==> flow/design.v <==
module datapath (
    part,
    clock,
    value,
    positive,
    reset,
    counter,
    result
);
    input part;
    input clock;
    input [15:0] value;
    input positive;
    input reset;
    output [15:0] counter;
    output [15:0] result;
    wire [15:0] _65 = 16'b0000000000000000;
    wire [15:0] _64 = 16'b0000000000000000;
    wire _102;
    wire _100;
    wire _101;
    wire _103;
    wire [15:0] _104;
    wire _96;
    wire _92;
    wire _93;
    wire _90;
    wire _91;
    wire _94;
    wire _95;
    wire _97;
    wire [15:0] _98;
    wire _86;
    wire _84;
    wire _81;
    wire _82;
    wire _79;
    wire _80;
    wire _83;
    wire _85;
    wire _87;
    wire [15:0] _88;
    wire [41:0] _73 = 42'b000000000000000000000010100011110101110001;
    wire [25:0] _71 = 26'b00000000000000000000000000;
    wire [41:0] _72;
    wire [83:0] _74;
    wire [57:0] _75;
    wire [25:0] _70 = 26'b00000000000000000000000000;
    wire [83:0] _76;
    wire [15:0] _77;
    wire [15:0] _78;
    wire [15:0] _89;
    wire [15:0] _99;
    wire [15:0] _105;
    wire [15:0] _67 = 16'b0000000000000001;
    wire [15:0] _68;
    wire [15:0] _62 = 16'b0000000000000000;
    wire [15:0] _58 = 16'b0000000001100100;
    wire [41:0] _53 = 42'b000000000000000000000010100011110101110001;
    wire [25:0] _51 = 26'b00000000000000000000000000;
    wire [41:0] _52;
    wire [83:0] _54;
    wire [57:0] _55;
    wire [25:0] _50 = 26'b00000000000000000000000000;
    wire [83:0] _56;
    wire [15:0] _57;
    wire [31:0] _59;
    wire [15:0] _60;
    wire [15:0] _48 = 16'b0000000000110010;
    wire [15:0] _44 = 16'b0000000001100100;
    wire [41:0] _39 = 42'b000000000000000000000010100011110101110001;
    wire [25:0] _37 = 26'b00000000000000000000000000;
    wire [41:0] _38;
    wire [83:0] _40;
    wire [57:0] _41;
    wire [25:0] _36 = 26'b00000000000000000000000000;
    wire [83:0] _42;
    wire [15:0] _43;
    wire [31:0] _45;
    wire [15:0] _46;
    wire [15:0] _34;
    wire [15:0] _29 = 16'b0000000001100100;
    wire [41:0] _24 = 42'b000000000000000000000010100011110101110001;
    wire [25:0] _22 = 26'b00000000000000000000000000;
    wire [41:0] _23;
    wire [83:0] _25;
    wire [57:0] _26;
    wire [25:0] _21 = 26'b00000000000000000000000000;
    wire [83:0] _27;
    wire [15:0] _28;
    wire [31:0] _30;
    wire [15:0] _31;
    wire [15:0] _32;
    wire [15:0] _19 = 16'b0000000001100100;
    wire [15:0] _20;
    wire [15:0] _33;
    wire [15:0] _35;
    wire [15:0] _47;
    wire [15:0] _49;
    wire [15:0] _61;
    wire _63;
    wire [15:0] _69;
    wire _2;
    wire [15:0] _106;
    wire [15:0] _107;
    wire [15:0] _3;
    reg [15:0] _66;
    wire vdd = 1'b1;
    wire [15:0] _16 = 16'b0000000000000000;
    wire [15:0] _15 = 16'b0000000000000000;
    wire _6;
    wire [15:0] _137 = 16'b0000000000110010;
    wire [15:0] _133 = 16'b0000000001100100;
    wire [41:0] _128 = 42'b000000000000000000000010100011110101110001;
    wire [25:0] _126 = 26'b00000000000000000000000000;
    wire [41:0] _127;
    wire [83:0] _129;
    wire [57:0] _130;
    wire [25:0] _125 = 26'b00000000000000000000000000;
    wire [83:0] _131;
    wire [15:0] _132;
    wire [31:0] _134;
    wire [15:0] _135;
    wire [15:0] _123;
    wire [15:0] _118 = 16'b0000000001100100;
    wire [41:0] _113 = 42'b000000000000000000000010100011110101110001;
    wire [25:0] _111 = 26'b00000000000000000000000000;
    wire [41:0] _112;
    wire [83:0] _114;
    wire [57:0] _115;
    wire [25:0] _110 = 26'b00000000000000000000000000;
    wire [83:0] _116;
    wire [15:0] _117;
    wire [31:0] _119;
    wire [15:0] _120;
    wire [15:0] _8;
    wire [15:0] _121;
    wire [15:0] _108 = 16'b0000000001100100;
    wire [15:0] _109;
    wire [15:0] _122;
    wire _10;
    wire [15:0] _124;
    wire [15:0] _136;
    wire _12;
    wire [15:0] _138;
    wire [15:0] _13;
    reg [15:0] _18;
    assign _102 = _49 == _62;
    assign _100 = _18 == _62;
    assign _101 = ~ _100;
    assign _103 = _101 & _102;
    assign _104 = _103 ? _67 : _62;
    assign _96 = _49 < _18;
    assign _92 = _49 == _62;
    assign _93 = ~ _92;
    assign _90 = _18 == _62;
    assign _91 = ~ _90;
    assign _94 = _91 & _93;
    assign _95 = _94 & _10;
    assign _97 = _95 & _96;
    assign _98 = _97 ? _67 : _62;
    assign _86 = _18 < _49;
    assign _84 = ~ _10;
    assign _81 = _49 == _62;
    assign _82 = ~ _81;
    assign _79 = _18 == _62;
    assign _80 = ~ _79;
    assign _83 = _80 & _82;
    assign _85 = _83 & _84;
    assign _87 = _85 & _86;
    assign _88 = _87 ? _67 : _62;
    assign _72 = { _71, _8 };
    assign _74 = _72 * _73;
    assign _75 = _74[83:26];
    assign _76 = { _70, _75 };
    assign _77 = _76[15:0];
    assign _78 = _66 + _77;
    assign _89 = _78 + _88;
    assign _99 = _89 + _98;
    assign _105 = _99 + _104;
    assign _68 = _66 + _67;
    assign _52 = { _51, _49 };
    assign _54 = _52 * _53;
    assign _55 = _54[83:26];
    assign _56 = { _50, _55 };
    assign _57 = _56[15:0];
    assign _59 = _57 * _58;
    assign _60 = _59[15:0];
    assign _38 = { _37, _35 };
    assign _40 = _38 * _39;
    assign _41 = _40[83:26];
    assign _42 = { _36, _41 };
    assign _43 = _42[15:0];
    assign _45 = _43 * _44;
    assign _46 = _45[15:0];
    assign _34 = _18 + _32;
    assign _23 = { _22, _8 };
    assign _25 = _23 * _24;
    assign _26 = _25[83:26];
    assign _27 = { _21, _26 };
    assign _28 = _27[15:0];
    assign _30 = _28 * _29;
    assign _31 = _30[15:0];
    assign _32 = _8 - _31;
    assign _20 = _18 + _19;
    assign _33 = _20 - _32;
    assign _35 = _10 ? _34 : _33;
    assign _47 = _35 - _46;
    assign _49 = _12 ? _48 : _47;
    assign _61 = _49 - _60;
    assign _63 = _61 == _62;
    assign _69 = _63 ? _68 : _66;
    assign _2 = part;
    assign _106 = _2 ? _105 : _69;
    assign _107 = _12 ? _62 : _106;
    assign _3 = _107;
    always @(posedge _6) begin
        _66 <= _3;
    end
    assign _6 = clock;
    assign _127 = { _126, _124 };
    assign _129 = _127 * _128;
    assign _130 = _129[83:26];
    assign _131 = { _125, _130 };
    assign _132 = _131[15:0];
    assign _134 = _132 * _133;
    assign _135 = _134[15:0];
    assign _123 = _18 + _121;
    assign _112 = { _111, _8 };
    assign _114 = _112 * _113;
    assign _115 = _114[83:26];
    assign _116 = { _110, _115 };
    assign _117 = _116[15:0];
    assign _119 = _117 * _118;
    assign _120 = _119[15:0];
    assign _8 = value;
    assign _121 = _8 - _120;
    assign _109 = _18 + _108;
    assign _122 = _109 - _121;
    assign _10 = positive;
    assign _124 = _10 ? _123 : _122;
    assign _136 = _124 - _135;
    assign _12 = reset;
    assign _138 = _12 ? _137 : _136;
    assign _13 = _138;
    always @(posedge _6) begin
        _18 <= _13;
    end
    assign counter = _18;
    assign result = _66;
endmodule
# == Tool chain data of datapath ==
# Module datapath before and after one edit of its RTL, step after step.
# Lines under "orig" count in the file above, lines under "edited" in the edited file.
# "delta": "edited" minus "orig" as printed here. "change_rel_pct": 100 x difference / "orig".
# Operators: Yosys type, input widths -> output width; for muxes data width and select width s.
# Cell names lack the library's common part.
# Not given: -
# design
top,datapath
clock_port,clock
lib,sky130hd
corner,tt_025C_1v80

# == Diff ==
# The edit as a unified diff against the file above.
# The edited RTL no longer does the same as the RTL above: the edit was made by script, with no optimisation intended.
# begin of diff
@@ -210,5 +210,5 @@
     assign _61 = _49 - _60;
     assign _63 = _61 == _62;
-    assign _69 = _63 ? _68 : _66;
+    assign _69 = _68;
     assign _2 = part;
     assign _106 = _2 ? _105 : _69;
# end of diff

# == Word level ==
# Counts by Yosys on the flattened word-level netlist (proc, flatten, opt, wreduce; memories kept). Register bits leave out memories and registers merged into their read ports (data or address). Print and check cells are left out. Cells with the same type and inputs are merged into one.
# bits
item,orig,edited,delta,change_rel_pct
word_cells,41,35,-6,-14.63
in_bits,20,20,0,0.00
regBits,32,32,0,0.00
# classes
item,orig,edited,delta,change_rel_pct
reduce_and_logical,4,2,-2,-50.00
mux,7,6,-1,-14.29
n_logic,9,9,0,0.00
cmp,2,2,0,0.00
mul,6,4,-2,-33.33
n_addsub,11,10,-1,-9.09
# op_table
op,orig,edited,delta,change_rel_pct
$mux 16,4,3,-1,-25.00
$sub 16x16->16,4,3,-1,-25.00
$logic_not 16->1,3,2,-1,-33.33
$mul 10x5->14 const B,3,2,-1,-33.33
$mul 16x20->36 const B,3,2,-1,-33.33
$reduce_bool 2->1,1,0,-1,-100.00
# Operator kinds equal on both sides are left out: 8.

# == Longest topological paths ==
# Yosys ltp: most cells in a row. Word level: on the elaborated netlist, between registers, memories and ports. Mapped: between sequential cells and ports; inverters and the memories' decode and read muxes count.
# logic_depth
item,orig,edited,delta,change_rel_pct
depth_word,19,19,0,0.00
abc_area,0,0,-,-
mapped_depth,143,119,-24,-16.78
depth_no_buf,142,118,-24,-16.90

# == Netlist ==
# Source: synth_stat.txt of the flow (Yosys; design flattened, memories mapped). It holds for the ABC_AREA given above (unset counts as 0); a run with the other value may have another netlist.
# mapped
item,orig,edited,delta,change_rel_pct
sequential_area_um2,640.6,640.6,0.0,0.00
ffs,32,32,0,0.00
cell_count,2472,1917,-555,-22.45
synth_area_um2,22760.6,16955.0,-5805.6,-25.51
buffers,15,16,1,6.67
# types
cell_type,orig,edited,delta,change_rel_pct
ha_1,631,446,-185,-29.32
inv_1,613,455,-158,-25.77
fa_1,318,212,-106,-33.33
a21oi_1,111,90,-21,-18.92
xnor2_1,86,66,-20,-23.26
nand2b_1,39,23,-16,-41.03
o21bai_1,18,8,-10,-55.56
nor3_1,33,24,-9,-27.27
or3_1,16,8,-8,-50.00
nor4_1,13,7,-6,-46.15
o31ai_1,3,9,6,200.00
a21o_1,45,40,-5,-11.11
xor2_1,27,32,5,18.52
nor2b_1,15,20,5,33.33
and2_1,13,8,-5,-38.46
o21ai_1,7,2,-5,-71.43
a2111oi_0,5,0,-5,-100.00
nand3_1,41,37,-4,-9.76
# Cell types equal on both sides are left out: 15.
# The list need not be complete.

# == Timing after synthesis ==
# Source: OpenSTA report_checks on the synthesized netlist (no wires, ideal clock, input and output delay 20% of the period each), path of least setup slack; recovery checks are left aside. Register names are those of the netlist, which keeps one name where synthesis merged equal registers.
# synth_path
item,orig,edited,delta,change_rel_pct
path_kind,input-to-reg,input-to-reg,-,-
start,in value[4],in value[4],-,-
end,reg _66[14],reg _66[14],-,-
setup_ns,0.070,0.128,0.058,-
t_arrival_ns,38.754,30.850,-7.904,-20.40
in_delay_ns,8.400,8.400,0.000,0.00
delay_ns,30.424,22.578,-7.846,-25.79
stages,134,104,-30,-22.39
setup_slack_ns,3.176,11.022,7.846,-
period_ns,42.0,42.0,0.0,0.00
t_required_ns,41.930,41.872,-0.058,-0.14
period_less_setup_slack_ns,38.824,30.978,-7.846,-20.21
# "delay_ns" is the arrival time less input delay plus setup time.
# "stages" counts driving pins, that of a launching flip-flop among them; a cell with two outputs on the path counts twice.
# "period_less_setup_slack_ns" is the clock period less the worst setup slack; recovery checks do not enter. This is arithmetic on one report: input and output delays are still those of the set period (20% each).
# Between the ends stands the longest chain of elaborated cells between them, by number of cells; it is not shown to be the way that was timed. Of several equally long chains one is given.
# A line is the first line of the expression or statement that the cell stems from. Yosys adds cells for indexed reads and writes and turns some case tables into memories.
# synth_between_orig
cell_sequence,fa_1 -> inv_1 -> fa_1 -> fa_1 -> inv_1 -> fa_1 -> fa_1 -> inv_1 -> fa_1 -> inv_1 -> ha_1 -> or4_1 -> a21oi_1 -> o21ai_1 -> o21a_1 -> o21ai_0 -> nand2b_1 -> a21oi_1 -> [... 98 more ...] -> o21ai_0 -> nand2b_1 -> a21o_1 -> a21oi_1 -> xor2_1 -> ha_1 -> inv_1 -> a222oi_1 -> o2111ai_1 -> nor4_1 -> nand4_1 -> or4_1 -> a2111o_1 -> or4_4 -> buf_6 -> o41a_1 -> or3_1 -> a21oi_1
elab_chain_cells,19
cells_between,34
classes_between,9 x add/sub; 6 x mul; 2 x compare; 7 x mux; 7 x logic; 3 x reduce/logical
# synth_rtl_orig
item,line,text
"start, declared",12,input [15:0] value;
$mul 16x20->36,198,assign _25 = _23 * _24;
$mul 10x5->14,202,assign _30 = _28 * _29;
$sub 16x16->16,204,assign _32 = _8 - _31;
$sub 16x16->16,206,assign _33 = _20 - _32;
$mux 16,207,assign _35 = _10 ? _34 : _33;
$mul 16x20->36,190,assign _40 = _38 * _39;
$mul 10x5->14,194,assign _45 = _43 * _44;
[... 5 more ...],-,
$and 1x1->1,169,assign _85 = _83 & _84;
$and 1x1->1,170,assign _87 = _85 & _86;
$mux 1,171,assign _88 = _87 ? _67 : _62;
$add 16x1->16,178,assign _89 = _78 + _88;
$add 16x1->16,179,assign _99 = _89 + _98;
$add 16x1->16,180,assign _105 = _99 + _104;
$mux 16,214,assign _106 = _2 ? _105 : _69;
"end, assigned",218,_66 <= _3;
"end, declared",107,reg [15:0] _66;
# Nets of the timed path that keep an RTL name, with a line that drives or declares them; the list need not be complete.
# synth_nets_orig
signal,line,text
_13[15],244,assign _138 = _12 ? _137 : _136;
# synth_between_edited
cell_sequence,fa_1 -> inv_1 -> fa_1 -> fa_1 -> inv_1 -> fa_1 -> fa_1 -> inv_1 -> fa_1 -> inv_1 -> ha_1 -> nand4_1 -> or4_1 -> a2111o_1 -> nand4_1 -> a21oi_1 -> o21bai_1 -> xor2_1 -> [... 68 more ...] -> nor2_1 -> nand2_1 -> fa_1 -> fa_1 -> fa_1 -> nor2b_1 -> o21ai_0 -> a21boi_0 -> o21ai_0 -> a21boi_0 -> o21ai_0 -> a21oi_1 -> o21a_1 -> o21ai_0 -> a31oi_1 -> nand3_1 -> xor2_1 -> nor2_1
elab_chain_cells,19
cells_between,28
classes_between,8 x add/sub; 4 x mul; 2 x compare; 6 x mux; 7 x logic; 1 x reduce/logical
# synth_rtl_edited
item,line,text
"start, declared",12,input [15:0] value;
$mul 16x20->36,198,assign _25 = _23 * _24;
$mul 10x5->14,202,assign _30 = _28 * _29;
$sub 16x16->16,204,assign _32 = _8 - _31;
$sub 16x16->16,206,assign _33 = _20 - _32;
$mux 16,207,assign _35 = _10 ? _34 : _33;
$mul 16x20->36,190,assign _40 = _38 * _39;
$mul 10x5->14,194,assign _45 = _43 * _44;
[... 5 more ...],-,
$and 1x1->1,169,assign _85 = _83 & _84;
$and 1x1->1,170,assign _87 = _85 & _86;
$mux 1,171,assign _88 = _87 ? _67 : _62;
$add 16x1->16,178,assign _89 = _78 + _88;
$add 16x1->16,179,assign _99 = _89 + _98;
$add 16x1->16,180,assign _105 = _99 + _104;
$mux 16,214,assign _106 = _2 ? _105 : _69;
"end, assigned",218,_66 <= _3;
"end, declared",107,reg [15:0] _66;
# synth_nets_edited
signal,line,text
_13[15],244,assign _138 = _12 ? _137 : _136;

# == Worst path after layout ==
# From the final timing report of each run of pair 1: the path of least setup slack in the routed layout; clock arrival at registers is part of the times.
# layout_path
item,orig,edited,delta,change_rel_pct
path_kind,input-to-reg,input-to-reg,-,-
start,in value[4],in value[4],-,-
end,reg _66[15],reg _66[14],-,-
t_required_ns,41.10,41.06,-0.04,-0.10
period_ns,40.9,40.9,0.0,0.00
setup_ns,0.07,0.12,0.05,-
setup_slack_ns,1.38,5.93,4.55,-
t_arrival_ns,39.72,35.12,-4.60,-11.58
stages,135,111,-24,-17.78
in_delay_ns,8.18,8.18,0.00,0.00
# Between the ends stands the longest chain of elaborated cells between them, by number of cells; it is not shown to be the way that was timed. Of several equally long chains one is given.
# layout_between_orig
cell_sequence,dlymetal6s2s_1 -> fa_1 -> inv_1 -> fa_1 -> fa_1 -> inv_1 -> fa_1 -> fa_1 -> inv_1 -> fa_1 -> inv_1 -> ha_1 -> or4_4 -> a21oi_2 -> o21ai_2 -> o21a_1 -> o21ai_1 -> nand2b_1 -> [... 99 more ...] -> ha_1 -> o21ai_0 -> nand2b_1 -> a21o_1 -> a21oi_1 -> xor2_1 -> ha_1 -> inv_1 -> a222oi_1 -> o2111ai_1 -> nor4_2 -> nand4_1 -> or4_1 -> a2111o_1 -> or4_4 -> o41a_1 -> or3_1 -> a21oi_1
elab_chain_cells,19
cells_between,34
classes_between,9 x add/sub; 6 x mul; 2 x compare; 7 x mux; 7 x logic; 3 x reduce/logical
# layout_rtl_orig
item,line,text
"start, declared",12,input [15:0] value;
$mul 16x20->36,198,assign _25 = _23 * _24;
$mul 10x5->14,202,assign _30 = _28 * _29;
$sub 16x16->16,204,assign _32 = _8 - _31;
$sub 16x16->16,206,assign _33 = _20 - _32;
$mux 16,207,assign _35 = _10 ? _34 : _33;
$mul 16x20->36,190,assign _40 = _38 * _39;
$mul 10x5->14,194,assign _45 = _43 * _44;
[... 5 more ...],-,
$and 1x1->1,169,assign _85 = _83 & _84;
$and 1x1->1,170,assign _87 = _85 & _86;
$mux 1,171,assign _88 = _87 ? _67 : _62;
$add 16x1->16,178,assign _89 = _78 + _88;
$add 16x1->16,179,assign _99 = _89 + _98;
$add 16x1->16,180,assign _105 = _99 + _104;
$mux 16,214,assign _106 = _2 ? _105 : _69;
"end, assigned",218,_66 <= _3;
"end, declared",107,reg [15:0] _66;
# Nets of the timed path that keep an RTL name, with a line that drives or declares them; the list need not be complete.
# layout_nets_orig
signal,line,text
_13[15],244,assign _138 = _12 ? _137 : _136;
# layout_between_edited
cell_sequence,clkdlybuf4s50_1 -> inv_1 -> fa_1 -> ha_1 -> nand2b_1 -> ha_1 -> inv_1 -> fa_1 -> inv_1 -> fa_1 -> inv_1 -> fa_1 -> inv_1 -> ha_1 -> nand3_1 -> o21ai_0 -> a21o_1 -> a21o_1 -> [... 75 more ...] -> nor2_1 -> nand2_1 -> fa_1 -> fa_1 -> fa_1 -> nor2b_1 -> o21ai_0 -> a21boi_0 -> o21ai_0 -> a21boi_0 -> o21ai_0 -> a21oi_1 -> o21a_1 -> o21ai_0 -> a31oi_1 -> nand3_1 -> xor2_1 -> nor2_1
elab_chain_cells,19
cells_between,28
classes_between,8 x add/sub; 4 x mul; 2 x compare; 6 x mux; 7 x logic; 1 x reduce/logical
# layout_rtl_edited
item,line,text
"start, declared",12,input [15:0] value;
$mul 16x20->36,198,assign _25 = _23 * _24;
$mul 10x5->14,202,assign _30 = _28 * _29;
$sub 16x16->16,204,assign _32 = _8 - _31;
$sub 16x16->16,206,assign _33 = _20 - _32;
$mux 16,207,assign _35 = _10 ? _34 : _33;
$mul 16x20->36,190,assign _40 = _38 * _39;
$mul 10x5->14,194,assign _45 = _43 * _44;
[... 5 more ...],-,
$and 1x1->1,169,assign _85 = _83 & _84;
$and 1x1->1,170,assign _87 = _85 & _86;
$mux 1,171,assign _88 = _87 ? _67 : _62;
$add 16x1->16,178,assign _89 = _78 + _88;
$add 16x1->16,179,assign _99 = _89 + _98;
$add 16x1->16,180,assign _105 = _99 + _104;
$mux 16,214,assign _106 = _2 ? _105 : _69;
"end, assigned",218,_66 <= _3;
"end, declared",107,reg [15:0] _66;
# layout_nets_edited
signal,line,text
_13[15],244,assign _138 = _12 ? _137 : _136;

# == Measured runs ==
# Runs of the flow (Yosys, OpenROAD) on both versions; the two runs of a pair have the same settings. The constraints put input and output delay at 20% of the set period each and load the outputs with 0.01 pF.
# flow_settings_pair_1
CORE_UTILIZATION,40
period_ns,40.9
CAP_MARGIN,20
CORE_MARGIN,2
SLEW_MARGIN,20
# measured_pair_1
item,orig,edited,delta,change_rel_pct
tns_ns,0.000,0.000,0.000,-
achievedPeriod_ns,39.517,34.967,-4.550,-11.51
synth_chip_area_um2,22760.6,16955.0,-5805.6,-25.51
post_route_util_pct,44.8,43.7,-1.1,-
total_die_area_um2,58825.7,44049.6,-14776.1,-25.12
hold_worst_slack_ns,0.508,0.499,-0.009,-
cell_area_final_um2,25204.2,18281.3,-6922.9,-27.47
fin_ws_ns,1.383,5.933,4.550,-
# flow_settings_pair_2
CORE_UTILIZATION,56
CTS_CLUSTER_DIAMETER,206
CTS_CLUSTER_SIZE,80
GPL_TIMING_DRIVEN,0
MAX_ROUTING_LAYER,met4
PLACE_DENSITY_LB_ADDON,0.01
SLEW_MARGIN,10
TNS_END_PERCENT,90
period_ns,38.5
CAP_MARGIN,20
CORE_MARGIN,2
# measured_pair_2
item,orig,edited,delta,change_rel_pct
tns_ns,0.000,0.000,0.000,-
achievedPeriod_ns,38.070,34.280,-3.790,-9.96
synth_chip_area_um2,22760.6,16955.0,-5805.6,-25.51
post_route_util_pct,66.4,60.9,-5.5,-
total_die_area_um2,42273.4,31684.0,-10589.4,-25.05
hold_worst_slack_ns,0.494,0.497,0.003,-
cell_area_final_um2,26506.7,18097.4,-8409.3,-31.73
fin_ws_ns,0.430,4.220,3.790,-
# "achievedPeriod_ns": clock period set for the run, less the worst setup slack. It is reckoned from that one timing run; input and output delays stay at 20% of the period that was set.
